==> flow/design.v <==
`timescale 1ns/1ps
module top(
	input clk,
	input rst,
	input valid,
	input dir,
	input signed [31:0] n,
	output [31:0] zeroCount,
	output signed [31:0] xOut
);
	reg signed [31:0] xReg;
	wire signed [31:0] xNext;
	always @(posedge clk or posedge rst)begin
		if(rst) xReg<=32'sd50;
		else if(valid) xReg<=xNext;
	end
	assign xOut=xReg;
	wire signed[31:0] signedN;
	assign signedN=dir? n: -n;
	wire signed [31:0] addOut;
	wire signed [31:0] modOut;
	wire signed [31:0] normOut;
	wire zeroHit;
	adder uAdd(.a(xReg), .b(signedN), .sum(addOut));
	modulo uMod(.in(addOut), .out(modOut));
	normalize uNorm(.in(modOut), .out(normOut));
	comparator uCmp(.in(normOut), .zero(zeroHit));
	assign xNext=normOut;
	counter uCnt(
		.clk(clk),
		.rst(rst),
		.inc(valid&zeroHit),
		.count(zeroCount)
	);
endmodule
module adder(
	input signed [31:0] a,
	input signed [31:0] b,
	output signed [31:0] sum
);
	assign sum=a+b;
endmodule
module modulo(
	input signed [31:0] in,
	output signed [31:0] out
);
	assign out=in%100;
endmodule
module normalize(
	input signed [31:0] in,
	output signed [31:0] out
);
	assign out=(in<0)? (in+100): in;
endmodule
module comparator(
	input signed [31:0] in,
	output zero
);
	assign zero = (in==0);
endmodule
module counter(
	input clk,
	input rst,
	input inc,
	output reg [31:0] count
);
	always @(posedge clk or posedge rst)begin
		if(rst) count<=32'd0;
		else if(inc) count<=count+1;
	end
endmodule
Lab notebook: top

==> Step by step through the tools: top <==
Each step is given for the RTL above and for the edited RTL.
"orig" refers to lines of the RTL above, "edited" to lines of the edited file.
"delta": "edited" minus "orig" as printed here.
Operators: Yosys type, input widths -> output width; for muxes data width and select width s.
{ "design": {"top_module": "top", "clock_port": "clk", "lib": "sky130hd", "lib_corner": "tt_025C_1v80"} }

==> Edit of the RTL <==
The edit as a unified diff against the file above.
The edit is scripted: it alters the design's behaviour and was not made to optimise anything.
begin of diff
@@ -23,5 +23,8 @@
 	wire zeroHit;
 	adder uAdd(.a(xReg), .b(signedN), .sum(addOut));
-	modulo uMod(.in(addOut), .out(modOut));
+	wire signed [31:0] modOut_a, modOut_b;
+	modulo uMod(.in(addOut), .out(modOut_a));
+	modulo uMod_x (.in(~addOut), .out(modOut_b));
+	assign modOut = modOut_a ^ modOut_b;
 	normalize uNorm(.in(modOut), .out(normOut));
 	comparator uCmp(.in(normOut), .zero(zeroHit));
end of diff

==> Word level <==
Counts by Yosys on the flattened word-level netlist (proc, flatten, opt, wreduce; memories kept). Register bits leave out memories and registers merged into their read ports (data or address); mux counts leave out enables and synchronous resets folded into registers. Print and check cells are left out. Cells with the same type and inputs are merged into one.
{ "classes": {"columns": ["element", "orig", "edited", "delta"], "rows": [
  ["add_sub_neg", 4, 4, 0],
  ["div", 1, 2, 1],
  ["n_cmp", 1, 1, 0],
  ["mux", 2, 2, 0],
  ["n_logic", 1, 3, 2],
  ["reduce_and_logical", 1, 1, 0]
]} }
{ "op_table": {"columns": ["operator", "orig", "edited", "delta"], "rows": [
  ["$mod 32x8->32 const B", 1, 2, 1],
  ["$not 32->32", 0, 1, 1],
  ["$xor 32x32->32", 0, 1, 1]
]} }
Unchanged operator kinds not shown: 8.
{ "bits": {"columns": ["element", "orig", "edited", "delta"], "rows": [
  ["register_bits", 64, 64, 0],
  ["inputBits", 36, 36, 0],
  ["out_inout_bits", 64, 64, 0],
  ["elab_cells", 12, 15, 3]
]} }

==> Depth <==
Depth = most cells in a row (Yosys ltp): at word level without a register or memory, in the mapped netlist without a sequential cell, where the memories' decode and read muxes count.
{ "depth": {"columns": ["element", "orig", "edited", "delta"], "rows": [
  ["depth_word", 8, 10, 2],
  ["abc_area", "0", "0", null],
  ["mapped_depth", 93, 98, 5],
  ["ltp_nobuf", 82, 86, 4]
]} }

==> Synthesis result <==
Source: synth_stat.txt of the flow (Yosys; design flattened, memories mapped). It holds for the ABC_AREA given above (unset counts as 0); a run with the other value may have another netlist.
{ "by_type": {"columns": ["cell_type", "orig", "edited", "delta"], "rows": [
  ["sky130_fd_sc_hd__xnor2_1", 68, 145, 77],
  ["sky130_fd_sc_hd__nand2_1", 131, 205, 74],
  ["sky130_fd_sc_hd__a21oi_1", 113, 182, 69],
  ["sky130_fd_sc_hd__clkbuf_1", 23, 81, 58],
  ["sky130_fd_sc_hd__o21ai_0", 69, 124, 55],
  ["sky130_fd_sc_hd__o21ai_1", 35, 88, 53],
  ["sky130_fd_sc_hd__inv_1", 34, 81, 47],
  ["sky130_fd_sc_hd__nor2_1", 203, 240, 37],
  ["sky130_fd_sc_hd__nor3_1", 54, 91, 37],
  ["sky130_fd_sc_hd__a2111oi_4", 33, 0, -33],
  ["sky130_fd_sc_hd__a211oi_1", 21, 41, 20],
  ["sky130_fd_sc_hd__mux2i_1", 13, 31, 18],
  ["sky130_fd_sc_hd__nor4_1", 12, 29, 17],
  ["sky130_fd_sc_hd__o211ai_1", 27, 43, 16],
  ["sky130_fd_sc_hd__o31ai_1", 10, 26, 16],
  ["sky130_fd_sc_hd__nand3_1", 58, 72, 14],
  ["sky130_fd_sc_hd__a31oi_1", 34, 48, 14],
  ["sky130_fd_sc_hd__a21o_1", 30, 42, 12]
]} }
Unchanged cell types not shown: 20.
Not every row of either side is listed.
{ "synth_totals": {"columns": ["element", "orig", "edited", "delta"], "rows": [
  ["stdcells", 1730, 2619, 889],
  ["mapped_area_um2", 13635.6, 18916.9, 5281.3],
  ["sequential_area_um2", 1605.3, 1605.3, 0.0],
  ["flip_flops", 64, 64, 0],
  ["n_buf", 67, 123, 56]
]} }
By module: a second synthesis without flattening, with its own total; a netlist apart from the flattened one above.
{ "unflattened": {"columns": ["element", "orig", "edited", "delta"], "rows": [
  ["hier_cells", 1786, 2916, 1130],
  ["area_unflattened_um2", 13875.8, 21535.7, 7659.9]
]} }
Rows give one instance, submodules left out.
{ "by_module_orig": {"columns": ["mod", "instances", "cells", "mod_area_um2", "mod_seq_area_um2"], "rows": [
  ["modulo", 1, 1105, 7614.8, 0.0],
  ["adder", 1, 275, 2045.7, 0.0],
  ["top", 1, 184, 1974.4, 804.5],
  ["counter", 1, 126, 1510.2, 800.8],
  ["normalize", 1, 85, 658.1, 0.0],
  ["comparator", 1, 11, 72.6, 0.0]
]} }
{ "by_module_edited": {"columns": ["mod", "instances", "cells", "mod_area_um2", "mod_seq_area_um2"], "rows": [
  ["modulo", 2, 1105, 7614.8, 0.0],
  ["top", 1, 243, 2321.0, 804.5],
  ["adder", 1, 241, 1744.2, 0.0],
  ["counter", 1, 126, 1510.2, 800.8],
  ["normalize", 1, 85, 658.1, 0.0],
  ["comparator", 1, 11, 72.6, 0.0]
]} }

==> Timing after synthesis <==
Source: OpenSTA report_checks on the synthesized netlist (no wires, ideal clock, input and output delay 20% of the period each), path of least setup slack; recovery checks are left aside. Register names are those of the netlist, which keeps one name where synthesis merged equal registers.
{ "synth_path": {"columns": ["element", "orig", "edited", "delta"], "rows": [
  ["path_type", "input port to flip-flop", "input port to flip-flop", null],
  ["start", "input n[12]", "input n[5]", null],
  ["end", "register uCnt.count[10]", "register xReg[6]", null],
  ["tclk_ps", 34000, 34000, 0],
  ["in_delay_ps", 6800, 6800, 0],
  ["setup_time_ps", 135, 125, -10],
  ["launch_ps", 6800, 6800, 0],
  ["t_arrival_ps", 27303, 26870, -433],
  ["t_required_ps", 33865, 33875, 10],
  ["path_slack_ps", 6562, 7005, 443],
  ["delay_ps", 20638, 20195, -443],
  ["driving_pins", 83, 89, 6],
  ["path_buffers", 5, 5, 0],
  ["synth_period_reached_ps", 27438, 26995, -443]
]} }
"delay_ps" = arrival - input delay + setup time.
"driving_pins" counts driving pins, that of a launching flip-flop among them; a cell with two outputs on the path counts twice.
"synth_period_reached_ps" = period - worst setup slack (recovery checks aside). The figure is calculated, with input and output delays left at 20% of the set period.
Between the ends stands the longest chain of elaborated cells between them, by number of cells; it is not shown to be the way that was timed. Of several equally long chains one is given.
A line is the first line of the expression or statement that the cell stems from. Yosys adds cells for indexed reads and writes and turns some case tables into memories.
{ "synth_via_orig": {"cell_sequence": "sky130_fd_sc_hd__or4_1 sky130_fd_sc_hd__or4_1 sky130_fd_sc_hd__nor2b_1 sky130_fd_sc_hd__nor3b_1 sky130_fd_sc_hd__a21o_1 sky130_fd_sc_hd__o21ai_0 sky130_fd_sc_hd__xor2_1 sky130_fd_sc_hd__ha_1 sky130_fd_sc_hd__clkbuf_1 sky130_fd_sc_hd__a21o_1 sky130_fd_sc_hd__a2111oi_0 sky130_fd_sc_hd__a21oi_1 sky130_fd_sc_hd__a21oi_1 sky130_fd_sc_hd__xor2_1 sky130_fd_sc_hd__nand4b_1 sky130_fd_sc_hd__a2111oi_4 sky130_fd_sc_hd__a221oi_4 sky130_fd_sc_hd__maj3_2 [... 47 more ...] sky130_fd_sc_hd__maj3_1 sky130_fd_sc_hd__xnor2_1 sky130_fd_sc_hd__a21o_1 sky130_fd_sc_hd__or4_1 sky130_fd_sc_hd__and4_1 sky130_fd_sc_hd__buf_4 sky130_fd_sc_hd__o211ai_2 sky130_fd_sc_hd__nand2_1 sky130_fd_sc_hd__o221a_2 sky130_fd_sc_hd__o21a_1 sky130_fd_sc_hd__or2_1 sky130_fd_sc_hd__ha_1 sky130_fd_sc_hd__a21oi_1 sky130_fd_sc_hd__mux2_2 sky130_fd_sc_hd__o21ai_4 sky130_fd_sc_hd__buf_6 sky130_fd_sc_hd__a2111oi_4 sky130_fd_sc_hd__xor2_1", "elab_chain_len": 8, "cone_cells": 9, "cone_lines": 6, "cone_classes": "3 x add/sub; 1 x div; 1 x compare; 2 x mux; 1 x logic; 1 x reduce/logical"} }
{ "synth_lines_orig": {"columns": ["element", "line_no", "rtl"], "rows": [
  ["start, declared", 7, "input signed [31:0] n,"],
  ["$neg 32->32", 19, "assign signedN=dir? n: -n;"],
  ["$mux 32", 19, null],
  ["$add 32x32->32", 41, "assign sum=a+b;"],
  ["$mod 32x8->32", 47, "assign out=in%100;"],
  ["$add 32x8->32", 53, "assign out=(in<0)? (in+100): in;"],
  ["$mux 32", 53, null],
  ["$logic_not 32->1", 59, "assign zero = (in==0);"],
  ["$and 1x1->1", 32, ".inc(valid&zeroHit),"],
  ["end, assigned", 68, "if(rst) count<=32'd0;"],
  ["end, assigned", 69, "else if(inc) count<=count+1;"],
  ["end, declared", 65, "output reg [31:0] count"]
]} }
{ "synth_via_edited": {"cell_sequence": "sky130_fd_sc_hd__nor4_1 sky130_fd_sc_hd__nand2_1 sky130_fd_sc_hd__nor2_1 sky130_fd_sc_hd__and3_1 sky130_fd_sc_hd__a21oi_1 sky130_fd_sc_hd__xor2_1 sky130_fd_sc_hd__ha_1 sky130_fd_sc_hd__buf_4 sky130_fd_sc_hd__and4_1 sky130_fd_sc_hd__nor2_1 sky130_fd_sc_hd__mux2_2 sky130_fd_sc_hd__a311o_1 sky130_fd_sc_hd__a311oi_4 sky130_fd_sc_hd__nand4_2 sky130_fd_sc_hd__or4_1 sky130_fd_sc_hd__clkbuf_1 sky130_fd_sc_hd__o41ai_2 sky130_fd_sc_hd__xnor2_1 [... 53 more ...] sky130_fd_sc_hd__xnor2_1 sky130_fd_sc_hd__nor2_1 sky130_fd_sc_hd__o21ai_1 sky130_fd_sc_hd__maj3_2 sky130_fd_sc_hd__o211ai_1 sky130_fd_sc_hd__a21oi_1 sky130_fd_sc_hd__o31a_1 sky130_fd_sc_hd__o21a_1 sky130_fd_sc_hd__o31a_1 sky130_fd_sc_hd__buf_4 sky130_fd_sc_hd__o31a_1 sky130_fd_sc_hd__a21oi_1 sky130_fd_sc_hd__nand2b_1 sky130_fd_sc_hd__inv_1 sky130_fd_sc_hd__ha_1 sky130_fd_sc_hd__a311oi_2 sky130_fd_sc_hd__xnor2_1 sky130_fd_sc_hd__mux2_2", "elab_chain_len": 8, "cone_cells": 10, "cone_lines": 6, "cone_classes": "3 x add/sub; 2 x div; 1 x compare; 2 x mux; 2 x logic"} }
{ "synth_lines_edited": {"columns": ["element", "line_no", "rtl"], "rows": [
  ["start, declared", 7, "input signed [31:0] n,"],
  ["$neg 32->32", 19, "assign signedN=dir? n: -n;"],
  ["$mux 32", 19, null],
  ["$add 32x32->32", 44, "assign sum=a+b;"],
  ["$not 32->32", 27, "modulo uMod_x (.in(~addOut), .out(modOut_b));"],
  ["$mod 32x8->32", 50, "assign out=in%100;"],
  ["$xor 32x32->32", 28, "assign modOut = modOut_a ^ modOut_b;"],
  ["$add 32x8->32", 56, "assign out=(in<0)? (in+100): in;"],
  ["$mux 32", 56, null],
  ["end, assigned", 14, "if(rst) xReg<=32'sd50;"],
  ["end, assigned", 15, "else if(valid) xReg<=xNext;"],
  ["end, declared", 11, "reg signed [31:0] xReg;"]
]} }

==> Worst path after layout <==
Path of least setup slack in the final report of each run of set A (OpenROAD, finished layout, wires in). Where an end is a register, its clock arrival counts in the times.
The report prints the path's times to 10 ps; the period is as set.
{ "layout_path": {"columns": ["element", "orig", "edited", "delta"], "rows": [
  ["path_type", "input port to flip-flop", "input port to flip-flop", null],
  ["start", "input n[10]", "input n[3]", null],
  ["end", "register uCnt.count[24]", "register xReg[11]", null],
  ["tclk_ps", 32600, 32600, 0],
  ["in_delay_ps", 6520, 6520, 0],
  ["setup_time_ps", 130, 150, 20],
  ["launch_ps", 6520, 6520, 0],
  ["t_arrival_ps", 31010, 30980, -30],
  ["t_required_ps", 32800, 32770, -30],
  ["path_slack_ps", 1790, 1800, 10],
  ["driving_pins", 80, 84, 4],
  ["path_buffers", 2, 1, -1]
]} }
Between the ends stands the longest chain of elaborated cells between them, by number of cells; it is not shown to be the way that was timed. Of several equally long chains one is given.
{ "layout_via_orig": {"cell_sequence": "sky130_fd_sc_hd__clkdlybuf4s50_1 sky130_fd_sc_hd__or4_1 sky130_fd_sc_hd__or4_1 sky130_fd_sc_hd__nor2b_1 sky130_fd_sc_hd__a21oi_1 sky130_fd_sc_hd__xnor2_1 sky130_fd_sc_hd__ha_1 sky130_fd_sc_hd__a21oi_1 sky130_fd_sc_hd__o21ai_0 sky130_fd_sc_hd__nor2_1 sky130_fd_sc_hd__a31oi_1 sky130_fd_sc_hd__xnor2_1 sky130_fd_sc_hd__o21ai_1 sky130_fd_sc_hd__nor4_1 sky130_fd_sc_hd__a21oi_1 sky130_fd_sc_hd__xnor2_1 sky130_fd_sc_hd__a211oi_1 sky130_fd_sc_hd__or4_1 [... 44 more ...] sky130_fd_sc_hd__o21ai_1 sky130_fd_sc_hd__maj3_1 sky130_fd_sc_hd__xnor2_1 sky130_fd_sc_hd__a21o_1 sky130_fd_sc_hd__or4_1 sky130_fd_sc_hd__and4_1 sky130_fd_sc_hd__nand2_1 sky130_fd_sc_hd__a21boi_0 sky130_fd_sc_hd__o221a_2 sky130_fd_sc_hd__o21a_1 sky130_fd_sc_hd__or2_1 sky130_fd_sc_hd__ha_1 sky130_fd_sc_hd__a21oi_1 sky130_fd_sc_hd__mux2_2 sky130_fd_sc_hd__o21ai_4 sky130_fd_sc_hd__buf_4 sky130_fd_sc_hd__a2111oi_4 sky130_fd_sc_hd__xor2_1", "elab_chain_len": 8, "cone_cells": 9, "cone_lines": 6, "cone_classes": "3 x add/sub; 1 x div; 1 x compare; 2 x mux; 1 x logic; 1 x reduce/logical"} }
{ "layout_lines_orig": {"columns": ["element", "line_no", "rtl"], "rows": [
  ["start, declared", 7, "input signed [31:0] n,"],
  ["$neg 32->32", 19, "assign signedN=dir? n: -n;"],
  ["$mux 32", 19, null],
  ["$add 32x32->32", 41, "assign sum=a+b;"],
  ["$mod 32x8->32", 47, "assign out=in%100;"],
  ["$add 32x8->32", 53, "assign out=(in<0)? (in+100): in;"],
  ["$mux 32", 53, null],
  ["$logic_not 32->1", 59, "assign zero = (in==0);"],
  ["$and 1x1->1", 32, ".inc(valid&zeroHit),"],
  ["end, assigned", 68, "if(rst) count<=32'd0;"],
  ["end, assigned", 69, "else if(inc) count<=count+1;"],
  ["end, declared", 65, "output reg [31:0] count"]
]} }
{ "layout_via_edited": {"cell_sequence": "sky130_fd_sc_hd__clkdlybuf4s50_1 sky130_fd_sc_hd__nor4_2 sky130_fd_sc_hd__nand2_1 sky130_fd_sc_hd__nor3_1 sky130_fd_sc_hd__nand4b_1 sky130_fd_sc_hd__nor2_1 sky130_fd_sc_hd__nor2_1 sky130_fd_sc_hd__xor2_1 sky130_fd_sc_hd__ha_1 sky130_fd_sc_hd__a211oi_1 sky130_fd_sc_hd__o21bai_1 sky130_fd_sc_hd__or3_1 sky130_fd_sc_hd__a31o_1 sky130_fd_sc_hd__a221oi_4 sky130_fd_sc_hd__nand3_1 sky130_fd_sc_hd__or4_1 sky130_fd_sc_hd__o2111a_1 sky130_fd_sc_hd__a311oi_1 [... 48 more ...] sky130_fd_sc_hd__xor2_1 sky130_fd_sc_hd__nand2_1 sky130_fd_sc_hd__o22a_1 sky130_fd_sc_hd__xnor2_2 sky130_fd_sc_hd__nor2_1 sky130_fd_sc_hd__o21ai_1 sky130_fd_sc_hd__maj3_2 sky130_fd_sc_hd__o211ai_1 sky130_fd_sc_hd__a21oi_1 sky130_fd_sc_hd__o31a_1 sky130_fd_sc_hd__o21a_1 sky130_fd_sc_hd__o31a_1 sky130_fd_sc_hd__xnor2_1 sky130_fd_sc_hd__a221o_1 sky130_fd_sc_hd__nand3_1 sky130_fd_sc_hd__nand2_1 sky130_fd_sc_hd__o31ai_4 sky130_fd_sc_hd__o21ai_1", "elab_chain_len": 8, "cone_cells": 10, "cone_lines": 6, "cone_classes": "3 x add/sub; 2 x div; 1 x compare; 2 x mux; 2 x logic"} }
{ "layout_lines_edited": {"columns": ["element", "line_no", "rtl"], "rows": [
  ["start, declared", 7, "input signed [31:0] n,"],
  ["$neg 32->32", 19, "assign signedN=dir? n: -n;"],
  ["$mux 32", 19, null],
  ["$add 32x32->32", 44, "assign sum=a+b;"],
  ["$not 32->32", 27, "modulo uMod_x (.in(~addOut), .out(modOut_b));"],
  ["$mod 32x8->32", 50, "assign out=in%100;"],
  ["$xor 32x32->32", 28, "assign modOut = modOut_a ^ modOut_b;"],
  ["$add 32x8->32", 56, "assign out=(in<0)? (in+100): in;"],
  ["$mux 32", 56, null],
  ["end, assigned", 14, "if(rst) xReg<=32'sd50;"],
  ["end, assigned", 15, "else if(valid) xReg<=xNext;"],
  ["end, declared", 11, "reg signed [31:0] xReg;"]
]} }

==> Flow runs <==
Both versions went through the flow (Yosys, OpenROAD) with the same settings in each pair. Constraints: input delay and output delay 20% of the set period each, output load 0.01 pF.
{ "flow_settings_set_A": {"CORE_UTILIZATION": 40, "period_ns": 32.6, "CAP_MARGIN": 20, "CORE_MARGIN": 2, "SLEW_MARGIN": 20} }
{ "measured_set_A": {"columns": ["element", "orig", "edited", "delta"], "rows": [
  ["yosys_chip_area_um2", 13635.6, 18916.9, 5281.3],
  ["total_die_area_um2", 35581.3, 49046.7, 13465.4],
  ["post_route_util_pct", 46.1, 44.5, -1.6],
  ["final_setup_ws_ps", 1794, 1799, 5],
  ["setupTns_ps", 0, 0, 0],
  ["hold_worst_slack_ps", 490, 374, -116],
  ["timing.achieved_period_ps", 30806, 30801, -5]
]} }
{ "flow_settings_set_B": {"ABC_AREA": 0, "CELL_PAD_IN_SITES_DETAIL_PLACEMENT": 0, "CELL_PAD_IN_SITES_GLOBAL_PLACEMENT": 0, "CORE_ASPECT_RATIO": 1.69, "CORE_UTILIZATION": 27, "GPL_ROUTABILITY_DRIVEN": 1, "GPL_TIMING_DRIVEN": 0, "PLACE_DENSITY_LB_ADDON": 0.01, "SETUP_SLACK_MARGIN": 1.18, "SLEW_MARGIN": 30, "period_ns": 18.9, "CAP_MARGIN": 20, "CORE_MARGIN": 2} }
{ "measured_set_B": {"columns": ["element", "orig", "edited", "delta"], "rows": [
  ["yosys_chip_area_um2", 13635.6, 18916.9, 5281.3],
  ["total_die_area_um2", 52377.7, 72269.0, 19891.3],
  ["post_route_util_pct", 41.7, 43.0, 1.3],
  ["final_setup_ws_ps", -5757, -5859, -102],
  ["setupTns_ps", -338115, -173291, 164824],
  ["hold_worst_slack_ps", 477, 455, -22],
  ["timing.achieved_period_ps", 24657, 24759, 102]
]} }
"timing.achieved_period_ps" is the run's clock period less its worst setup slack. It is reckoned from that one timing run; input and output delays stay at 20% of the period that was set.
